==> flow/design.v <==
    `timescale 1ns / 1ps
    module chip8_cpu (
        input wire clk,
        input wire reset,
        input wire [7:0] mem_data_in,
        input wire [15:0] key_pressed,
        output reg mem_read,
        output reg [11:0] mem_addr_out,
        output reg [7:0] mem_data_out,
        output reg mem_write
    );
        reg [11:0]    pc;
        reg [11:0]    I;
        reg [7:0]     V[0:15];
        reg [15:0]    opcode;
        reg [3:0]     state;
        reg [3:0]     pc_data;
        reg [11:0]    stack[0:15];
        reg [7:0]     opcode_fh;
        reg [7:0]     opcode_sh;
        reg [7:0]     delay_timer,sound_timer; 
        reg [20:0]    one_hz;
        reg [3:0]     i;
        reg [15:0]    lfsr;       
        reg [1:0]     bcd_step;   
        wire [7:0]    vx = V[opcode[11:8]];
        wire [7:0]    vy = V[opcode[7:4]];
        wire [8:0]    add_xy = {1'b0, vx} + {1'b0, vy};
        wire [7:0]    bcd_h = vx / 8'd100;
        wire [7:0]    bcd_t = (vx / 8'd10) % 8'd10;
        wire [7:0]    bcd_o = vx % 8'd10;
        reg  [3:0]    key_idx;
        integer       k;
        always @(*) begin
            key_idx = 4'd0;
            for (k = 15; k >= 0; k = k - 1)
                if (key_pressed[k]) key_idx = k[3:0];
        end
        localparam FETCH1 = 0;
        localparam FETCH1_WAIT = 1;
        localparam FETCH2 = 2;
        localparam FETCH2_WAIT = 3;
        localparam LASTFETCH = 4;
        localparam EXECUTE = 5;
        localparam LASTFETCH_WAIT = 6;
        localparam STORE = 7;
        localparam RETRIEVE = 8;
        localparam RETRIEVE_WAIT = 9;
        localparam RETRIEVE_WAIT2 = 10;
        localparam BCD = 11;
        localparam KEYWAIT = 12;
        always @(posedge clk or posedge reset) begin
            if(reset) begin
                pc <= 12'h200;
                state <= FETCH1;
                opcode <= 0;
                I <= 12'd0;
                opcode_fh <= 0;
                opcode_sh <= 0;
                mem_read <= 0;
                mem_write <= 0;
                delay_timer <= 0;
                pc_data <= 0;
                one_hz <= 0;
                sound_timer <= 0;
                lfsr <= 16'hACE1;
                bcd_step <= 0;
            end else begin
                if (one_hz == 833333) begin  
                    one_hz <= 0;
                    if (delay_timer > 0)
                        delay_timer <= delay_timer - 1;
                    if (sound_timer > 0)
                        sound_timer <= sound_timer - 1;
                end else begin
                    one_hz <= one_hz + 1;
                end
                mem_read <= 0;
                mem_write <= 0;
            case(state)
                FETCH1: begin
                    mem_addr_out <= pc;
                    mem_read <= 1;
                    state <= FETCH1_WAIT;
                end
                FETCH1_WAIT: begin
                    state <= FETCH2;
                end
                FETCH2: begin
                    opcode_fh <= mem_data_in;
                    mem_addr_out <= pc + 1;
                    mem_read <= 1;
                    state <= FETCH2_WAIT;
                end
                FETCH2_WAIT: begin
                    state <= LASTFETCH;
                end
                LASTFETCH: begin
                    opcode_sh <= mem_data_in;
                    state <= LASTFETCH_WAIT;
                end 
                LASTFETCH_WAIT: begin
                    opcode <= {opcode_fh, opcode_sh};
                    state <= EXECUTE;
                end
                EXECUTE: begin
                    pc <= pc + 2;
                    state <= FETCH1;
                    case(opcode[15:12])                     
                        4'h6: begin
                            V[opcode[11:8]] <= opcode[7:0];
                        end
                        4'h7: begin
                            V[opcode[11:8]] <= V[opcode[11:8]] + opcode[7:0];
                        end
                        4'h1: begin
                            pc <= opcode[11:0];
                        end 
                        4'h2: begin
                            stack[pc_data] <= pc + 2;
                            pc <= opcode[11:0];
                            pc_data <= pc_data + 1;
                        end
                        4'h9: begin
                            if (vx != vy)
                                pc <= pc + 4;
                        end
                        4'h5: begin
                            if (vx == vy)
                                pc <= pc + 4;
                        end
                        4'h3: begin
                            if (vx == opcode[7:0])
                                pc <= pc + 4;
                        end
                        4'h4: begin
                            if (vx != opcode[7:0])
                                pc <= pc + 4;
                        end
                        4'h8: begin
                            case(opcode[3:0])
                                4'h0: V[opcode[11:8]] <= vy;
                                4'h1: V[opcode[11:8]] <= vx | vy;
                                4'h2: V[opcode[11:8]] <= vx & vy;
                                4'h3: V[opcode[11:8]] <= vx ^ vy;
                                4'h4: begin
                                    V[opcode[11:8]] <= add_xy[7:0];
                                    V[15] <= {7'd0, add_xy[8]};
                                end
                                4'h5: begin
                                    V[opcode[11:8]] <= vx - vy;
                                    V[15] <= {7'd0, vx >= vy};
                                end
                                4'h6: begin
                                    V[opcode[11:8]] <= vx >> 1;
                                    V[15] <= {7'd0, vx[0]};
                                end 
                                4'h7: begin
                                    V[opcode[11:8]] <= vy - vx;
                                    V[15] <= {7'd0, vy >= vx};
                                end
                                4'hE: begin
                                    V[opcode[11:8]] <= vx << 1;
                                    V[15] <= {7'd0, vx[7]};
                                end
                                default: ;
                            endcase
                        end
                        4'hA: begin 
                            I <= opcode[11:0];
                        end
                        4'hB: begin
                            pc <= opcode[11:0] + {4'd0, V[0]};
                        end
                        4'hC: begin
                            V[opcode[11:8]] <= opcode[7:0] & lfsr[7:0];
                            lfsr <= {lfsr[14:0], lfsr[15] ^ lfsr[13] ^ lfsr[12] ^ lfsr[10]};
                        end
                        4'hE: begin
                            case(opcode[7:0])
                                8'h9E: begin
                                    if (key_pressed[vx[3:0]])
                                        pc <= pc + 4;
                                end
                                8'hA1: begin
                                    if (key_pressed[vx[3:0]] != 1)
                                        pc <= pc + 4;
                                end
                                default: ;
                            endcase        
                        end    
                        4'hF: begin
                            case(opcode[7:0])
                                8'h07: begin
                                    V[opcode[11:8]] <= delay_timer;
                                end
                                8'h0A: begin
                                    pc <= pc;
                                    state <= KEYWAIT;
                                end
                                8'h15: begin
                                    delay_timer <= V[opcode[11:8]];
                                end
                                8'h18: begin
                                    sound_timer <= V[opcode[11:8]];
                                end
                                8'h1E: begin
                                    I <= I + V[opcode[11:8]];
                                end
                                8'h29: begin
                                    I <= {8'd0, vx[3:0]} * 12'd5;
                                end
                                8'h33: begin
                                    pc <= pc;
                                    bcd_step <= 0;
                                    state <= BCD;
                                end
                                8'h55: begin
                                    pc <= pc;
                                    i <= 0;
                                    state <= STORE;
                                end
                                8'h65: begin
                                    pc <= pc;
                                    i <= 0;
                                    state <= RETRIEVE;
                                end 
                                default: ;
                            endcase
                        end
                        4'hD: begin    
                        end
                        4'h0: begin
                            if (opcode[11:0] == 12'h0EE) begin
                                pc <= stack[pc_data - 1];
                                pc_data <= pc_data - 1;
                            end
                        end
                        default: ;
                    endcase 
                end
                STORE: begin 
                    mem_addr_out <= I + i;
                    mem_data_out <= V[i];
                    mem_write <= 1;
                    if (i == opcode[11:8]) begin
                        pc <= pc + 2;
                        state <= FETCH1;
                    end else begin
                        i <= i+1;
                        state <= STORE;
                    end
                end
                RETRIEVE: begin
                    mem_addr_out <= I + i;
                    mem_read <= 1;
                    state <= RETRIEVE_WAIT;
                end
                RETRIEVE_WAIT: begin
                    state <= RETRIEVE_WAIT2;
                end
                RETRIEVE_WAIT2: begin
                  V[i] <= mem_data_in;
                  if (i == opcode[11:8]) begin
                      pc <= pc + 2;
                      state <= FETCH1;
                  end else begin
                      i <= i + 1;
                      state <= RETRIEVE;
                  end
                end
                BCD: begin
                    mem_addr_out <= I + bcd_step;
                    mem_data_out <= (bcd_step == 0) ? bcd_h : (bcd_step == 1) ? bcd_t : bcd_o;
                    mem_write <= 1;
                    if (bcd_step == 2) begin
                        pc <= pc + 2;
                        state <= FETCH1;
                    end else begin
                        bcd_step <= bcd_step + 1;
                    end
                end
                KEYWAIT: begin
                    if (key_pressed != 16'd0) begin
                        V[opcode[11:8]] <= {4'd0, key_idx};
                        pc <= pc + 2;
                        state <= FETCH1;
                    end
                end
                default: state <= FETCH1;
            endcase
          end
        end
    endmodule
Reports on chip8_cpu

Tool output for the design above before and after an edit, in the order of the flow.
Lines under "original" count in the file above, lines under "edited" in the edited file.
"difference" is "edited" less "original", of the values as shown; "rel. change" is that difference over "original", in percent.
Operators: Yosys type, input widths -> output width; for muxes data width and select width s.
Library cell names are shortened.
Not given: n/a

Design top: chip8_cpu
Clock: clk
Standard-cell library: sky130hd
Corner: tt_025C_1v80

The edit

The edit as a unified diff against the file above.
This change comes from a script, not from a designer. The edited design behaves differently; no optimisation was intended.

```diff
@@ -25,5 +25,6 @@
         reg [1:0]     bcd_step;   
         wire [7:0]    vx = V[opcode[11:8]];
-        wire [7:0]    vy = V[opcode[7:4]];
+        reg [7:0]    vy;
+        always @(posedge clk) vy <= V[opcode[7:4]];
         wire [8:0]    add_xy = {1'b0, vx} + {1'b0, vy};
         wire [7:0]    bcd_h = vx / 8'd100;
```

Word level

Counts by Yosys on the flattened word-level netlist (proc, flatten, opt, wreduce). Print and check cells are left out.

Operators by class:

| element                       | original | edited | difference | rel. change (%) |
| add/sub/neg operators         | 17       | 17     | 0          | 0.00 |
| multiply operators            | 1        | 1      | 0          | 0.00 |
| div/mod/pow operators         | 4        | 4      | 0          | 0.00 |
| $lt $le $gt $ge               | 3        | 3      | 0          | 0.00 |
| equality and inequality tests | 377      | 377    | 0          | 0.00 |
| shift-type cells              | 1        | 1      | 0          | 0.00 |
| mux-type cells                | 385      | 385    | 0          | 0.00 |
| bitwise gates (word level)    | 8        | 8      | 0          | 0.00 |
| reduce/logical cells          | 66       | 66     | 0          | 0.00 |

Operator kinds equal on both sides are left out: 85.

Storage and ports:

| element               | original | edited | difference | rel. change (%) |
| register bits         | 457      | 465    | +8         | +1.75 |
| input port bits       | 26       | 26     | 0          | 0.00 |
| output and inout bits | 22       | 22     | 0          | 0.00 |
| word-level cells      | 910      | 911    | +1         | +0.11 |

Longest topological paths

Depth = most cells in a row (Yosys ltp): at word level without a register or memory, in the mapped netlist without a sequential cell, where the memories' decode and read muxes count.

Depth:

| element                      | original | edited | difference | rel. change (%) |
| word-level depth             | 19       | 19     | 0          | 0.00 |
| ABC_AREA                     | 0        | 0      | n/a        | n/a |
| depth in mapped cells        | 59       | 59     | 0          | 0.00 |
| mapped depth without buffers | 56       | 54     | -2         | -3.57 |

Netlist

The flow's flattened synthesis, as Yosys stat reports it; memories are mapped. The netlist is that of the ABC_AREA named above (0 if unset); the other value can give another one.

Synthesis totals:

| element                         | original  | edited    | difference | rel. change (%) |
| standard cells after synthesis  | 2738      | 2799      | +61        | +2.23 |
| chip area (Yosys) (mm^2)        | 0.0282508 | 0.0286237 | +0.0003729 | +1.32 |
| area of sequential cells (mm^2) | 0.0133953 | 0.0135555 | +0.0001602 | +1.20 |
| flip-flops                      | 466       | 474       | +8         | +1.72 |
| buffers                         | 170       | 182       | +12        | +7.06 |

Cell types:

| cell type | original | edited | difference | rel. change (%) |
| a21oi_1   | 145      | 184    | +39        | +26.90 |
| a22oi_1   | 76       | 109    | +33        | +43.42 |
| nor2_1    | 209      | 237    | +28        | +13.40 |
| nand2_1   | 252      | 231    | -21        | -8.33 |
| mux2_2    | 53       | 74     | +21        | +39.62 |
| o221ai_1  | 14       | 29     | +15        | +107.14 |
| a211oi_1  | 9        | 24     | +15        | +166.67 |
| o21ai_0   | 180      | 166    | -14        | -7.78 |
| a221oi_1  | 63       | 49     | -14        | -22.22 |
| a21o_1    | 27       | 41     | +14        | +51.85 |
| clkbuf_1  | 124      | 137    | +13        | +10.48 |
| nor3_1    | 49       | 37     | -12        | -24.49 |
| nor2b_1   | 31       | 43     | +12        | +38.71 |
| inv_1     | 87       | 77     | -10        | -11.49 |
| xnor2_1   | 72       | 63     | -9         | -12.50 |
| nor4_1    | 16       | 7      | -9         | -56.25 |
| a311oi_1  | 11       | 2      | -9         | -81.82 |
| a22o_1    | 45       | 37     | -8         | -17.78 |

Cell types equal on both sides are left out: 17.
Not every row of either side is listed.

Path before layout

Path of least setup slack by OpenSTA after synthesis, without wires, with an ideal clock, recovery checks aside; 20% of the period is set as input and as output delay. Where synthesis merged equal registers, the netlist keeps one of their names.

Timing after synthesis:

| element                           | original                 | edited                   | difference | rel. change (%) |
| kind                              | flip-flop to flip-flop   | flip-flop to flip-flop   | n/a        | n/a |
| from                              | register opcode[8]       | register opcode[9]       | n/a        | n/a |
| to                                | register mem_data_out[2] | register mem_data_out[2] | n/a        | n/a |
| clock period (ns)                 | 12.0                     | 12.0                     | 0.0        | 0.00 |
| library setup time (ns)           | 0.261                    | 0.260                    | -0.001     | n/a |
| launch time at the first pin (ns) | 0.000                    | 0.000                    | 0.000      | n/a |
| arrival (ns)                      | 10.938                   | 10.398                   | -0.540     | -4.94 |
| required time (ns)                | 11.739                   | 11.740                   | +0.001     | +0.01 |
| setup slack (ns)                  | 0.801                    | 1.342                    | +0.541     | n/a |
| path delay (ns)                   | 11.199                   | 10.658                   | -0.541     | -4.83 |
| stages on the path                | 55                       | 55                       | 0          | 0.00 |
| path buffers                      | 2                        | 4                        | +2         | +100.00 |
| synthesis period reached (ns)     | 11.199                   | 10.658                   | -0.541     | -4.83 |

"path delay" = arrival - input delay + setup time.
"stages on the path": output pins that drive a net of the path, with the launching flip-flop's if there is one; two outputs of one cell count as two.
"synthesis period reached" is the clock period less the worst setup slack; recovery checks do not enter. This is arithmetic on one report: input and output delays are still those of the set period (20% each).
Between the ends stands the longest chain of elaborated cells between them, by number of cells; it is not shown to be the way that was timed. Of several equally long chains one is given.
A line is the first line of the expression or statement that the cell stems from. Yosys adds cells for indexed reads and writes and turns some case tables into memories.

Between the ends, after synthesis, original:
Path through: dfrtp_1 > buf_4 > nand2_1 > nor3_1 > or4_1 > o32a_4 > buf_2 > ha_1 > nand3_1 > nor4b_2 > a21oi_2 > mux2i_4 > ha_1 > o21ai_0 > a21oi_1 > mux2i_1 > ha_1 > o21a_1 > (+19 left out) > a31o_2 > o31ai_2 > xnor2_1 > mux2_2 > ha_1 > nand2_1 > nor3b_1 > mux2i_1 > nor2b_1 > o311a_1 > a211o_1 > nor4_4 > or3_1 > nand2_1 > inv_2 > ha_1 > a21o_1 > a221o_1
Length of the longest elaborated chain: 7
Elaborated cells between the ends (all ways): 24
Classes of those cells: 4 x div; 15 x eq/ne; 4 x mux; 1 x reduce/logical

RTL lines, path after synthesis, original:

| element            | RTL line | source |
| start: declaration | 15       | `reg [15:0]    opcode;` |
| start: assignment  | 56       | `opcode <= 0;` |
| start: assignment  | 103      | `opcode <= {opcode_fh, opcode_sh};` |
| $eq 4x4->1         | 26       | `wire [7:0]    vx = V[opcode[11:8]];` |
| $pmux 8 s16        | 26       |  |
| $div 8x4->8        | 30       | `wire [7:0]    bcd_t = (vx / 8'd10) % 8'd10;` |
| $mod 8x4->8        | 30       |  |
| $mux 8 x2          | 274      | `mem_data_out <= (bcd_step == 0) ? bcd_h : (bcd_step == 1) ? bcd_t : bcd_o;` |
| $pmux 8 s2         | 80       | `case(state)` |
| end: assignment    | 244      | `mem_data_out <= V[i];` |
| end: assignment    | 274      |  |
| end: declaration   | 9        | `output reg [7:0] mem_data_out,` |

Between the ends, after synthesis, edited:
Path through: dfrtp_1 > buf_2 > buf_2 > buf_4 > mux2_2 > a21oi_1 > o211a_1 > o21ai_0 > nand2_1 > clkbuf_1 > inv_1 > ha_1 > or3_1 > nand2_1 > ha_1 > a21oi_1 > or2b_1 > a211oi_1 > (+19 left out) > o21ai_0 > nand2b_1 > a21o_1 > nor3_1 > a21oi_2 > nor2_1 > a21oi_1 > ha_1 > a21o_1 > a21oi_1 > nor2_1 > a211oi_1 > a41oi_2 > o21ai_4 > mux2_4 > a21boi_4 > mux2i_1 > o21ai_1
Length of the longest elaborated chain: 7
Elaborated cells between the ends (all ways): 24
Classes of those cells: 4 x div; 15 x eq/ne; 4 x mux; 1 x reduce/logical

RTL lines, path after synthesis, edited:

| element            | RTL line | source |
| start: declaration | 15       | `reg [15:0]    opcode;` |
| start: assignment  | 57       | `opcode <= 0;` |
| start: assignment  | 104      | `opcode <= {opcode_fh, opcode_sh};` |
| $eq 4x4->1         | 26       | `wire [7:0]    vx = V[opcode[11:8]];` |
| $pmux 8 s16        | 26       |  |
| $div 8x4->8        | 31       | `wire [7:0]    bcd_t = (vx / 8'd10) % 8'd10;` |
| $mod 8x4->8        | 31       |  |
| $mux 8 x2          | 275      | `mem_data_out <= (bcd_step == 0) ? bcd_h : (bcd_step == 1) ? bcd_t : bcd_o;` |
| $pmux 8 s2         | 81       | `case(state)` |
| end: assignment    | 245      | `mem_data_out <= V[i];` |
| end: assignment    | 275      |  |
| end: declaration   | 9        | `output reg [7:0] mem_data_out,` |

Timing after layout

From the final timing report of each run of pair A: the path of least setup slack in the routed layout; clock arrival at registers is part of the times.

Timing post-layout:

| element                           | original                 | edited                   | difference | rel. change (%) |
| kind                              | flip-flop to flip-flop   | flip-flop to flip-flop   | n/a        | n/a |
| from                              | register opcode[8]       | register opcode[8]       | n/a        | n/a |
| to                                | register mem_data_out[2] | register mem_data_out[5] | n/a        | n/a |
| clock period (ns)                 | 12.0                     | 12.0                     | 0.0        | 0.00 |
| library setup time (ns)           | 0.25                     | 0.26                     | +0.01      | n/a |
| launch time at the first pin (ns) | 0.58                     | 0.59                     | +0.01      | +1.72 |
| arrival (ns)                      | 11.84                    | 11.65                    | -0.19      | -1.60 |
| required time (ns)                | 12.38                    | 12.33                    | -0.05      | -0.40 |
| setup slack (ns)                  | 0.54                     | 0.68                     | +0.14      | n/a |
| stages on the path                | 55                       | 54                       | -1         | -1.82 |
| path buffers                      | 1                        | 2                        | +1         | +100.00 |

Between the ends stands the longest chain of elaborated cells between them, by number of cells; it is not shown to be the way that was timed. Of several equally long chains one is given.

Between the ends, post-layout, original:
Path through: dfrtp_4 > buf_4 > a21oi_1 > a2111oi_0 > or4_1 > o32a_4 > ha_1 > nand3_1 > nor4b_4 > a21o_1 > nor2_1 > ha_1 > o21a_1 > o21ai_1 > a21oi_2 > mux2i_2 > ha_1 > o21a_1 > (+19 left out) > a31o_2 > o31ai_2 > xnor2_1 > mux2_2 > ha_1 > nand2_1 > nor3b_4 > mux2i_1 > nor2b_1 > o311a_1 > a211o_1 > nor4_4 > or3_1 > nand2_2 > inv_2 > ha_1 > a21o_1 > a221o_1
Length of the longest elaborated chain: 7
Elaborated cells between the ends (all ways): 24
Classes of those cells: 4 x div; 15 x eq/ne; 4 x mux; 1 x reduce/logical

RTL lines, path post-layout, original:

| element            | RTL line | source |
| start: declaration | 15       | `reg [15:0]    opcode;` |
| start: assignment  | 56       | `opcode <= 0;` |
| start: assignment  | 103      | `opcode <= {opcode_fh, opcode_sh};` |
| $eq 4x4->1         | 26       | `wire [7:0]    vx = V[opcode[11:8]];` |
| $pmux 8 s16        | 26       |  |
| $div 8x4->8        | 30       | `wire [7:0]    bcd_t = (vx / 8'd10) % 8'd10;` |
| $mod 8x4->8        | 30       |  |
| $mux 8 x2          | 274      | `mem_data_out <= (bcd_step == 0) ? bcd_h : (bcd_step == 1) ? bcd_t : bcd_o;` |
| $pmux 8 s2         | 80       | `case(state)` |
| end: assignment    | 244      | `mem_data_out <= V[i];` |
| end: assignment    | 274      |  |
| end: declaration   | 9        | `output reg [7:0] mem_data_out,` |

Between the ends, post-layout, edited:
Path through: dfrtp_2 > buf_4 > or4_4 > nor2_1 > inv_1 > nand2_1 > clkinvlp_4 > ha_1 > or3_1 > nand2_1 > ha_1 > a21oi_2 > or2b_1 > or3b_2 > o221a_2 > nand2_1 > ha_1 > o21a_1 > (+18 left out) > a21o_1 > nor3_1 > a21oi_2 > nand2_1 > xor2_1 > ha_1 > nand3_1 > nand2b_1 > a21o_1 > o221ai_1 > a41oi_2 > o21ai_4 > xnor2_1 > inv_1 > ha_1 > o21ai_1 > or3_1 > o211ai_1
Length of the longest elaborated chain: 7
Elaborated cells between the ends (all ways): 24
Classes of those cells: 4 x div; 15 x eq/ne; 4 x mux; 1 x reduce/logical

RTL lines, path post-layout, edited:

| element            | RTL line | source |
| start: declaration | 15       | `reg [15:0]    opcode;` |
| start: assignment  | 57       | `opcode <= 0;` |
| start: assignment  | 104      | `opcode <= {opcode_fh, opcode_sh};` |
| $eq 4x4->1         | 26       | `wire [7:0]    vx = V[opcode[11:8]];` |
| $pmux 8 s16        | 26       |  |
| $div 8x4->8        | 31       | `wire [7:0]    bcd_t = (vx / 8'd10) % 8'd10;` |
| $mod 8x4->8        | 31       |  |
| $mux 8 x2          | 275      | `mem_data_out <= (bcd_step == 0) ? bcd_h : (bcd_step == 1) ? bcd_t : bcd_o;` |
| $pmux 8 s2         | 81       | `case(state)` |
| end: assignment    | 245      | `mem_data_out <= V[i];` |
| end: assignment    | 275      |  |
| end: declaration   | 9        | `output reg [7:0] mem_data_out,` |

Measured runs

Runs of the flow (Yosys, OpenROAD) on both versions; the two runs of a pair have the same settings. The constraints put input and output delay at 20% of the set period each and load the outputs with 0.01 pF.

Settings, pair A:
CORE_UTILIZATION: 40
period_ns: 12.0
CAP_MARGIN: 20
CORE_MARGIN: 2
SLEW_MARGIN: 20

Measured results, pair A:

| element                                       | original  | edited    | difference | rel. change (%) |
| synthesized cell area (mm^2)                  | 0.0282508 | 0.0286237 | +0.0003729 | +1.32 |
| die outline area (mm^2)                       | 0.0727678 | 0.073715  | +0.0009472 | +1.30 |
| standard-cell area of the final layout (mm^2) | 0.0320745 | 0.0322184 | +0.0001439 | +0.45 |
| worst setup slack after layout (ns)           | 0.540     | 0.681     | +0.141     | n/a |
| sum of negative setup slack (ns)              | 0.000     | 0.000     | 0.000      | n/a |
| worst hold slack after layout (ns)            | 0.343     | 0.361     | +0.018     | n/a |
| total power after layout (mW)                 | 4.958     | 5.336     | +0.378     | +7.62 |
| achieved period (ns)                          | 11.460    | 11.319    | -0.141     | -1.23 |

Settings, pair B:
CAP_MARGIN: 25
CORE_MARGIN: 5
CORE_UTILIZATION: 59
CTS_CLUSTER_DIAMETER: 114
GPL_TIMING_DRIVEN: 0
MAX_ROUTING_LAYER: met4
PLACE_DENSITY: 0.66
SLEW_MARGIN: 0
period_ns: 6.93

Measured results, pair B:

| element                                       | original  | edited    | difference | rel. change (%) |
| synthesized cell area (mm^2)                  | 0.0282508 | 0.0286237 | +0.0003729 | +1.32 |
| die outline area (mm^2)                       | 0.0523586 | 0.0530197 | +0.0006611 | +1.26 |
| standard-cell area of the final layout (mm^2) | 0.032819  | 0.0334508 | +0.0006318 | +1.93 |
| worst setup slack after layout (ns)           | -3.964    | -3.618    | +0.346     | n/a |
| sum of negative setup slack (ns)              | -32.812   | -27.582   | +5.230     | n/a |
| worst hold slack after layout (ns)            | 0.348     | 0.355     | +0.007     | n/a |
| total power after layout (mW)                 | 8.709     | 9.554     | +0.845     | +9.70 |
| achieved period (ns)                          | 10.894    | 10.548    | -0.346     | -3.18 |

"achieved period" means the clock period less the worst setup slack. The figure is calculated, with input and output delays left at 20% of the set period.
"total power after layout" is the tool's figure for a default switching activity; nothing was simulated.
